==> flow/design.v <==
`timescale 1ns / 1ps
module mat_mul #
	(
        parameter integer DIM_LOG = 2,     
        parameter integer DIM = 2**DIM_LOG,
        parameter integer SIZE = DIM*DIM,
        parameter integer SIZE_LOG = 2*DIM_LOG,
        parameter integer DATA_WIDTH = 32
    )
    (
		input wire  s00_axi_aclk,
		input wire  s00_axi_aresetn,
		output wire  s00_axis_tready,
		input wire [DATA_WIDTH-1 : 0] s00_axis_tdata,
		input wire  s00_axis_tlast,
        input wire  s00_axis_tvalid,
		output wire  m00_axis_tvalid,
        output wire [DATA_WIDTH-1 : 0] m00_axis_tdata,
        output wire [(DATA_WIDTH/8)-1 : 0] m00_axis_tstrb,
        output wire  m00_axis_tlast,
        input wire  m00_axis_tready,
        input wire sel,
        input wire start
    );
	reg busy;               
	reg item_done;          
	reg matrix_done;        
	reg start_transfer;     
	reg transfer;           
	reg last_transfer;      
	reg mac_enable;         
    reg [DATA_WIDTH-1 : 0] mem_A [0 : SIZE-1];  
    reg [DATA_WIDTH-1 : 0] mem_B [0 : SIZE-1];  
    reg [DATA_WIDTH-1 : 0] mem_R [0 : SIZE-1];  
    reg [DATA_WIDTH-1 : 0] mat_A;    
    reg [DATA_WIDTH-1 : 0] mat_B;    
    reg [DATA_WIDTH-1 : 0] mat_R;    
    reg [SIZE_LOG-1 : 0] addr_stream_in;     
    reg [SIZE_LOG-1 : 0] addr_stream_out;    
    wire [SIZE_LOG-1 : 0] addr_A;    
    wire [SIZE_LOG-1 : 0] addr_B;    
    reg [SIZE_LOG-1 : 0] addr_R;     
    reg [DIM_LOG-1 : 0] row_cnt;     
    reg [DIM_LOG-1 : 0] col_cnt;     
    reg [DIM_LOG-1 : 0] tmp_cnt;     
    wire [DATA_WIDTH-1 : 0] mad;     
    reg [DATA_WIDTH-1 : 0] mac;      
    assign s00_axis_tready = !busy && !transfer && !start_transfer;  
    always @ (posedge s00_axi_aclk) begin
        if (!s00_axi_aresetn || s00_axis_tlast)
            addr_stream_in <= 0;
        else if (s00_axis_tready && s00_axis_tvalid)  
            addr_stream_in <= addr_stream_in + 1 ;  
    end
    always @ (posedge s00_axi_aclk) begin 
        if (!busy && !transfer && !start_transfer && s00_axis_tready && s00_axis_tvalid && !sel)  
            mem_A [addr_stream_in] <= s00_axis_tdata;
        if (busy)  
            mat_A <= mem_A [addr_A];
    end
    always @ (posedge s00_axi_aclk) begin
        if (!busy && !transfer && !start_transfer && s00_axis_tready && s00_axis_tvalid && sel)  
            mem_B [addr_stream_in] <= s00_axis_tdata;
        if (busy)  
            mat_B <= mem_B [addr_B];
    end
    assign m00_axis_tstrb = 4'hf;    
    assign m00_axis_tdata = mat_R;        
    assign m00_axis_tlast = last_transfer;        
    assign m00_axis_tvalid = transfer;       
    wire load_R = start_transfer || (transfer && m00_axis_tready && !last_transfer);
    always @ (posedge s00_axi_aclk) begin
        if (!s00_axi_aresetn || busy )  
            addr_stream_out <= 0;
        else if (load_R)  
            addr_stream_out <= addr_stream_out + 1 ;  
    end
    always @ (posedge s00_axi_aclk) begin
        if (!s00_axi_aresetn)
            start_transfer <= 0;
        else
            start_transfer <= matrix_done ;  
    end
    always @ (posedge s00_axi_aclk) begin
        if (!s00_axi_aresetn || (last_transfer && m00_axis_tready) )  
            transfer <= 0;
        else if (start_transfer)  
            transfer <= 1;
    end
    always @ (posedge s00_axi_aclk) begin
        if (!s00_axi_aresetn)
            last_transfer <= 0;
        else if (load_R)
            last_transfer <= (addr_stream_out == SIZE - 1) ;
        else if (transfer && m00_axis_tready)
            last_transfer <= 0;  
    end
    always @ (posedge s00_axi_aclk) begin
        if (item_done)  
            mem_R [addr_R] <= mad;  
        if (load_R)  
            mat_R <= mem_R [addr_stream_out];
    end
    always @ (posedge s00_axi_aclk) begin
        if (!s00_axi_aresetn || matrix_done )  
            busy <= 0;
        else if (start)  
            busy <= 1'b1;
    end
    always @ (posedge s00_axi_aclk) begin
        if (!s00_axi_aresetn)
            item_done <= 0;
        else
            item_done <= (tmp_cnt == DIM - 1) ;  
    end
    always @ (posedge s00_axi_aclk) begin
        if (!s00_axi_aresetn)
            matrix_done <= 0;
        else
            matrix_done <= (col_cnt == DIM-1) && (row_cnt == DIM-1) && (tmp_cnt == DIM-1) ;  
    end
    always @ (posedge s00_axi_aclk) begin
        if (!s00_axi_aresetn || (tmp_cnt == DIM ) || start )  
            tmp_cnt <= 0;
        else if (busy)  
            tmp_cnt <= tmp_cnt + 1;
    end
    always @ (posedge s00_axi_aclk) begin
        if (!s00_axi_aresetn || col_cnt==DIM && tmp_cnt==DIM || start )  
            col_cnt <= 0;
        else if (tmp_cnt==DIM -1 && col_cnt<DIM)  
            col_cnt <= col_cnt + 1;
    end
    always @ (posedge s00_axi_aclk) begin
        if (!s00_axi_aresetn || row_cnt==DIM && col_cnt==DIM && tmp_cnt==DIM || start )  
            row_cnt <= 0;
        else if (tmp_cnt==DIM -1 && col_cnt==DIM-1 && row_cnt<DIM)  
            row_cnt <= row_cnt + 1;
    end
    assign addr_A = row_cnt * DIM + tmp_cnt ;  
    assign addr_B = tmp_cnt * DIM + col_cnt ;  
    always @ (posedge s00_axi_aclk) begin
        if (!s00_axi_aresetn || start)
            addr_R <= 0;
        else if (item_done)  
            addr_R <= addr_R + 1;  
    end
    assign mad = mat_A * mat_B + mac;
    always @ (posedge s00_axi_aclk) begin
       if (!s00_axi_aresetn || item_done || start )  
           mac <= 0;
       else if (mac_enable)
           mac <= mad ;  
    end
    always @ (posedge s00_axi_aclk) begin
       if (!s00_axi_aresetn)
           mac_enable <= 0;
       else
           mac_enable <= busy ;  
    end
endmodule
* Step by step through the tools: mat_mul
The steps from the RTL of mat_mul to its reports follow in flow order.
Line numbers count from 1 in the design file above.
Operators carry their Yosys type and port widths (W data, S select, Z words).
Cell names lack the library's common part.
A cell with - has no value.
- Design top :: mat_mul
- Clock port :: s00_axi_aclk
- Library :: sky130hd
- Library corner :: tt_025C_1v80

* After elaboration
Source: Yosys, flattened and elaborated, memories not mapped. Widths are those after wreduce. Registers that Yosys merges into a memory's read port (data or address) are not register bits. Print and check cells do not count. Equal cells are merged and count once.
Memory sizes are those after Yosys's memory passes, which may raise the word count (mostly to a power of two), join words into wider ones and drop unused or constant bits.
- Output and inout bits :: 39
- Input bits :: 39
- Word width x clocked read ports :: 96
- Bits in registers :: 57
- Memory cells :: 3
- Bits in writable memories :: 1536
- $lt $le $gt $ge :: 2
- Reductions and logical operators :: 28
- Equal/unequal tests :: 4
- Add/sub/neg operators :: 9
- $mul :: 1
- Muxes and demuxes :: 11
** Memory list
- mem_A :: depth 16, bits a word 32, rd ports 1, write ports 1, line 32 : reg [DATA_WIDTH-1 : 0] mem_A [0 : SIZE-1];
- mem_B :: depth 16, bits a word 32, rd ports 1, write ports 1, line 33 : reg [DATA_WIDTH-1 : 0] mem_B [0 : SIZE-1];
- mem_R :: depth 16, bits a word 32, rd ports 1, write ports 1, line 34 : reg [DATA_WIDTH-1 : 0] mem_R [0 : SIZE-1];
** Operators by type and width (number)
- $mul A32 B32 Y32 :: 1
- $mux W32 :: 3
- $add A32 B32 Y32 :: 1
- $logic_and A1 B1 Y1 :: 13
- $add A4 B1 Y4 const B :: 3
- $mux W4 :: 3
- $logic_or A1 B1 Y1 :: 8
- $add A4 B2 Y4 :: 2
- $logic_not A1 Y1 :: 6
- $add A2 B1 Y2 const B :: 3
- $eq A2 B2 Y1 const B :: 3
- $lt A2 B3 Y1 const B :: 2
- $mux W1 :: 5
- $eq A4 B4 Y1 const B :: 1
- $reduce_bool A2 Y1 :: 1

* Longest topological paths
Longest topological path by Yosys (ltp), each cell counted once; first at word level (registers and memories cut), then after technology mapping (sequential cells cut; the memories' decode and read muxes count).
- Depth in word-level cells :: 6
- ABC_AREA :: 0
- Gate-level depth with buffers :: 30
- Gate-level depth less buffers :: 27

* Mapped cells and area
The flow's flattened synthesis, as Yosys stat reports it; memories are mapped. The netlist is that of the ABC_AREA named above (0 if unset); the other value can give another one.
- Buffers :: 219
- Flip-flop cells :: 1689
- Mapped cells :: 4418
- Mapped area :: 79650.1 um^2
** Cell types (number)
- edfxtp_1 :: 1632
- mux4_2 :: 480
- fa_1 :: 438
- and2_1 :: 310
- inv_1 :: 508
- ha_1 :: 136
- dfxtp_1 :: 57
- nand2_1 :: 275
- xnor2_1 :: 73
- clkbuf_1 :: 144
- nor2_1 :: 91
- mux2i_1 :: 31
- xor2_1 :: 27
- buf_1 :: 42
- a21oi_1 :: 31
- buf_2 :: 29
- a21o_1 :: 13
- o21a_1 :: 8
Other cell types: 38; their cells: 93.

* Worst setup path after synthesis
Path of least setup slack by OpenSTA after synthesis, without wires, with an ideal clock, recovery checks aside; 20% of the period is set as input and as output delay. Where synthesis merged equal registers, the netlist keeps one of their names.
- Kind :: register -> register
- Start point :: reg mat_B[2]
- End point :: mem mem_R[0][25]
- Path delay :: 7.370 ns
- Stages :: 27
- Setup slack :: 2.630 ns
- Data arrival time :: 7.073 ns
- Path buffers :: 3
- Clock period :: 10.0 ns
- Data required time :: 9.703 ns
- Synthesis period reached :: 7.37 ns
"path delay" is the arrival time less input delay plus setup time.
"stages" counts driving pins, that of a launching flip-flop among them; a cell with two outputs on the path counts twice.
"synthesis period reached" = period - worst setup slack (recovery checks aside). The figure is calculated, with input and output delays left at 20% of the set period.
Between the ends stands the longest chain of elaborated cells between them, by number of cells; it is not shown to be the way that was timed. Of several equally long chains one is given.
A line is the first line of the expression or statement that the cell stems from. Yosys adds cells for indexed reads and writes and turns some case tables into memories.
- Cell sequence :: edfxtp_1 > clkbuf_1 > clkbuf_1 > and2_1 > fa_1 > fa_1 > fa_1 > inv_1 > fa_1 > inv_1 > fa_1 > fa_1 > fa_1 > inv_1 > fa_1 > inv_1 > ha_1 > buf_2 > nand4_1 > or2_1 > nor2_1 > a21oi_1 > a21boi_0 > o21a_1 > o21ai_1 > and2b_1 > xnor2_1
- Cells in the longest elaborated chain :: 3
- Elaborated cells on any way between the ends :: 3
- Classes of those cells :: 1 x add/sub; 1 x mul; 1 x mux
** RTL lines, path post-synthesis
- start, declared :: line 36 : reg [DATA_WIDTH-1 : 0] mat_B;
- $mul A32 B32 Y32 :: line 148 : assign mad = mat_A * mat_B + mac;
- $add A32 B32 Y32 :: line 148
- $mux W32 :: line 99 : if (item_done)
- end, declared :: line 34 : reg [DATA_WIDTH-1 : 0] mem_R [0 : SIZE-1];

* Timing after layout
Path of least setup slack in the final report of job 1 (OpenROAD, finished layout, wires in). Where an end is a register, its clock arrival counts in the times.
- Kind :: register -> register
- Start point :: reg mat_B[7]
- End point :: mem mem_R[2][30]
- Clock period :: 15.0 ns
- Path buffers :: 0
- Data arrival time :: 9.05 ns
- Data required time :: 15.42 ns
- Setup slack :: 6.37 ns
- Stages :: 23
Between the ends stands the longest chain of elaborated cells between them, by number of cells; it is not shown to be the way that was timed. Of several equally long chains one is given.
- Cell sequence :: edfxtp_1 > and2_1 > fa_1 > fa_1 > fa_1 > inv_1 > fa_1 > inv_1 > fa_1 > inv_1 > fa_1 > inv_1 > fa_1 > inv_1 > fa_1 > inv_1 > ha_1 > nand4_1 > or2_1 > o31ai_2 > a31oi_4 > o21bai_2 > xor2_1
- Cells in the longest elaborated chain :: 3
- Elaborated cells on any way between the ends :: 3
- Classes of those cells :: 1 x add/sub; 1 x mul; 1 x mux
** RTL lines, path post-layout
- start, declared :: line 36 : reg [DATA_WIDTH-1 : 0] mat_B;
- $mul A32 B32 Y32 :: line 148 : assign mad = mat_A * mat_B + mac;
- $add A32 B32 Y32 :: line 148
- $mux W32 :: line 99 : if (item_done)
- end, declared :: line 34 : reg [DATA_WIDTH-1 : 0] mem_R [0 : SIZE-1];

## Implementation results

Module mat_mul, platform sky130hd: 3 stored runs of the flow (Yosys, OpenROAD) with differing settings, in no particular order. Input and output delays are each 20% of the period that was set; the output load is 0.01 pF.
"achieved period" = clock period - worst setup slack. The figure is calculated, with input and output delays left at 20% of the set period.
"worst setup path time" means the part of the period allowed to the worst setup path (the constraints hold back 20% at inputs and 20% at outputs) less its slack; where the path has registers, the arrival times of their clocks count too.

* Job 1
** Files
==> flow/run.sh <==
#!/bin/bash
# the make line also repeats the synthesis and layout settings of config.mk as NAME=value (left out here)
make -C /OpenROAD-flow-scripts/flow DESIGN_CONFIG=/design/flow/config.mk WORK_HOME=/design/flow/orfs CLKGATE_MAP_FILE= finish
==> flow/config.mk <==
export PLATFORM = sky130hd
export DESIGN_NAME = mat_mul
export DESIGN_NICKNAME = mat_mul
export VERILOG_FILES = /design/flow/design.v
export SDC_FILE = /design/flow/constraint.sdc
export NUM_CORES = 4
export LEC_CHECK = 0
export ABC_AREA = 0
export CAP_MARGIN = 10
export CELL_PAD_IN_SITES_DETAIL_PLACEMENT = 1
export CELL_PAD_IN_SITES_GLOBAL_PLACEMENT = 1
export CORE_MARGIN = 2
export CORE_UTILIZATION = 34
export CTS_CLUSTER_SIZE = 89
export GPL_ROUTABILITY_DRIVEN = 1
export HOLD_SLACK_MARGIN = 0.02
export PLACE_DENSITY_LB_ADDON = 0.13
export SETUP_SLACK_MARGIN = 0.07
export SLEW_MARGIN = 5
export TNS_END_PERCENT = 90
==> flow/constraint.sdc <==
create_clock -name core_clock -period 15.0 [get_ports {s00_axi_aclk}]
set_input_delay 3.0000 -clock core_clock [delete_from_list [all_inputs] [get_ports {s00_axi_aclk}]]
set_output_delay 3.0000 -clock core_clock [all_outputs]
set_load 0.01 [all_outputs]
** Results
- Standard-cell area after layout :: 90595.6 um^2
- Post-route worst hold slack :: 0.460 ns
- Total die area :: 238154.0 um^2
- Smallest setup slack :: 6.368 ns
- Achieved period :: 8.632 ns
- Sum of negative setup slack :: 0.000 ns
- Mapped cell area after synthesis :: 79650.1 um^2
- Utilization after layout :: 38.9 %
- Worst setup path time :: 8.63 ns
- Type of the worst setup path :: register -> register

* Job 2
** Files
==> flow/run.sh <==
#!/bin/bash
# the make line also repeats the synthesis and layout settings of config.mk as NAME=value (left out here)
make -C /OpenROAD-flow-scripts/flow DESIGN_CONFIG=/design/flow/config.mk WORK_HOME=/design/flow/orfs CLKGATE_MAP_FILE= finish
==> flow/config.mk <==
export PLATFORM = sky130hd
export DESIGN_NAME = mat_mul
export DESIGN_NICKNAME = mat_mul
export VERILOG_FILES = /design/flow/design.v
export SDC_FILE = /design/flow/constraint.sdc
export NUM_CORES = 4
export LEC_CHECK = 0
export CAP_MARGIN = 20
export CELL_PAD_IN_SITES_DETAIL_PLACEMENT = 2
export CELL_PAD_IN_SITES_GLOBAL_PLACEMENT = 3
export CORE_ASPECT_RATIO = 1.44
export CORE_MARGIN = 2
export CORE_UTILIZATION = 62
export CTS_CLUSTER_SIZE = 98
export GPL_ROUTABILITY_DRIVEN = 1
export GPL_TIMING_DRIVEN = 1
export MAX_ROUTING_LAYER = met4
export MIN_ROUTING_LAYER = met1
export PLACE_DENSITY = 0.6
export SETUP_SLACK_MARGIN = 2.42
export SLEW_MARGIN = 25
export TNS_END_PERCENT = 15
==> flow/constraint.sdc <==
create_clock -name core_clock -period 10.0 [get_ports {s00_axi_aclk}]
set_input_delay 2.0000 -clock core_clock [delete_from_list [all_inputs] [get_ports {s00_axi_aclk}]]
set_output_delay 2.0000 -clock core_clock [all_outputs]
set_load 0.01 [all_outputs]
** Results
Incomplete, placement halted on DPL-0033.

* Job 3
** Files
==> flow/run.sh <==
#!/bin/bash
# the make line also repeats the synthesis and layout settings of config.mk as NAME=value (left out here)
make -C /OpenROAD-flow-scripts/flow DESIGN_CONFIG=/design/flow/config.mk WORK_HOME=/design/flow/orfs CLKGATE_MAP_FILE= finish
==> flow/config.mk <==
export PLATFORM = sky130hd
export DESIGN_NAME = mat_mul
export DESIGN_NICKNAME = mat_mul
export VERILOG_FILES = /design/flow/design.v
export SDC_FILE = /design/flow/constraint.sdc
export NUM_CORES = 4
export LEC_CHECK = 0
export CAP_MARGIN = 20
export CORE_ASPECT_RATIO = 1.14
export CORE_MARGIN = 2
export CORE_UTILIZATION = 40
export GPL_TIMING_DRIVEN = 0
export MAX_ROUTING_LAYER = met4
export MIN_ROUTING_LAYER = met2
export PLACE_DENSITY = 0.6
export SETUP_SLACK_MARGIN = 2.97
export SLEW_MARGIN = 15
==> flow/constraint.sdc <==
create_clock -name core_clock -period 10.0 [get_ports {s00_axi_aclk}]
set_input_delay 2.0000 -clock core_clock [delete_from_list [all_inputs] [get_ports {s00_axi_aclk}]]
set_output_delay 2.0000 -clock core_clock [all_outputs]
set_load 0.01 [all_outputs]
** Results
- Standard-cell area after layout :: 94186.6 um^2
- Post-route worst hold slack :: 0.440 ns
- Total die area :: 202719.0 um^2
- Smallest setup slack :: 2.198 ns
- Achieved period :: 7.802 ns
- Sum of negative setup slack :: 0.000 ns
- Mapped cell area after synthesis :: 79650.1 um^2
- Utilization after layout :: 47.7 %
- Worst setup path time :: 7.80 ns
- Type of the worst setup path :: register -> register
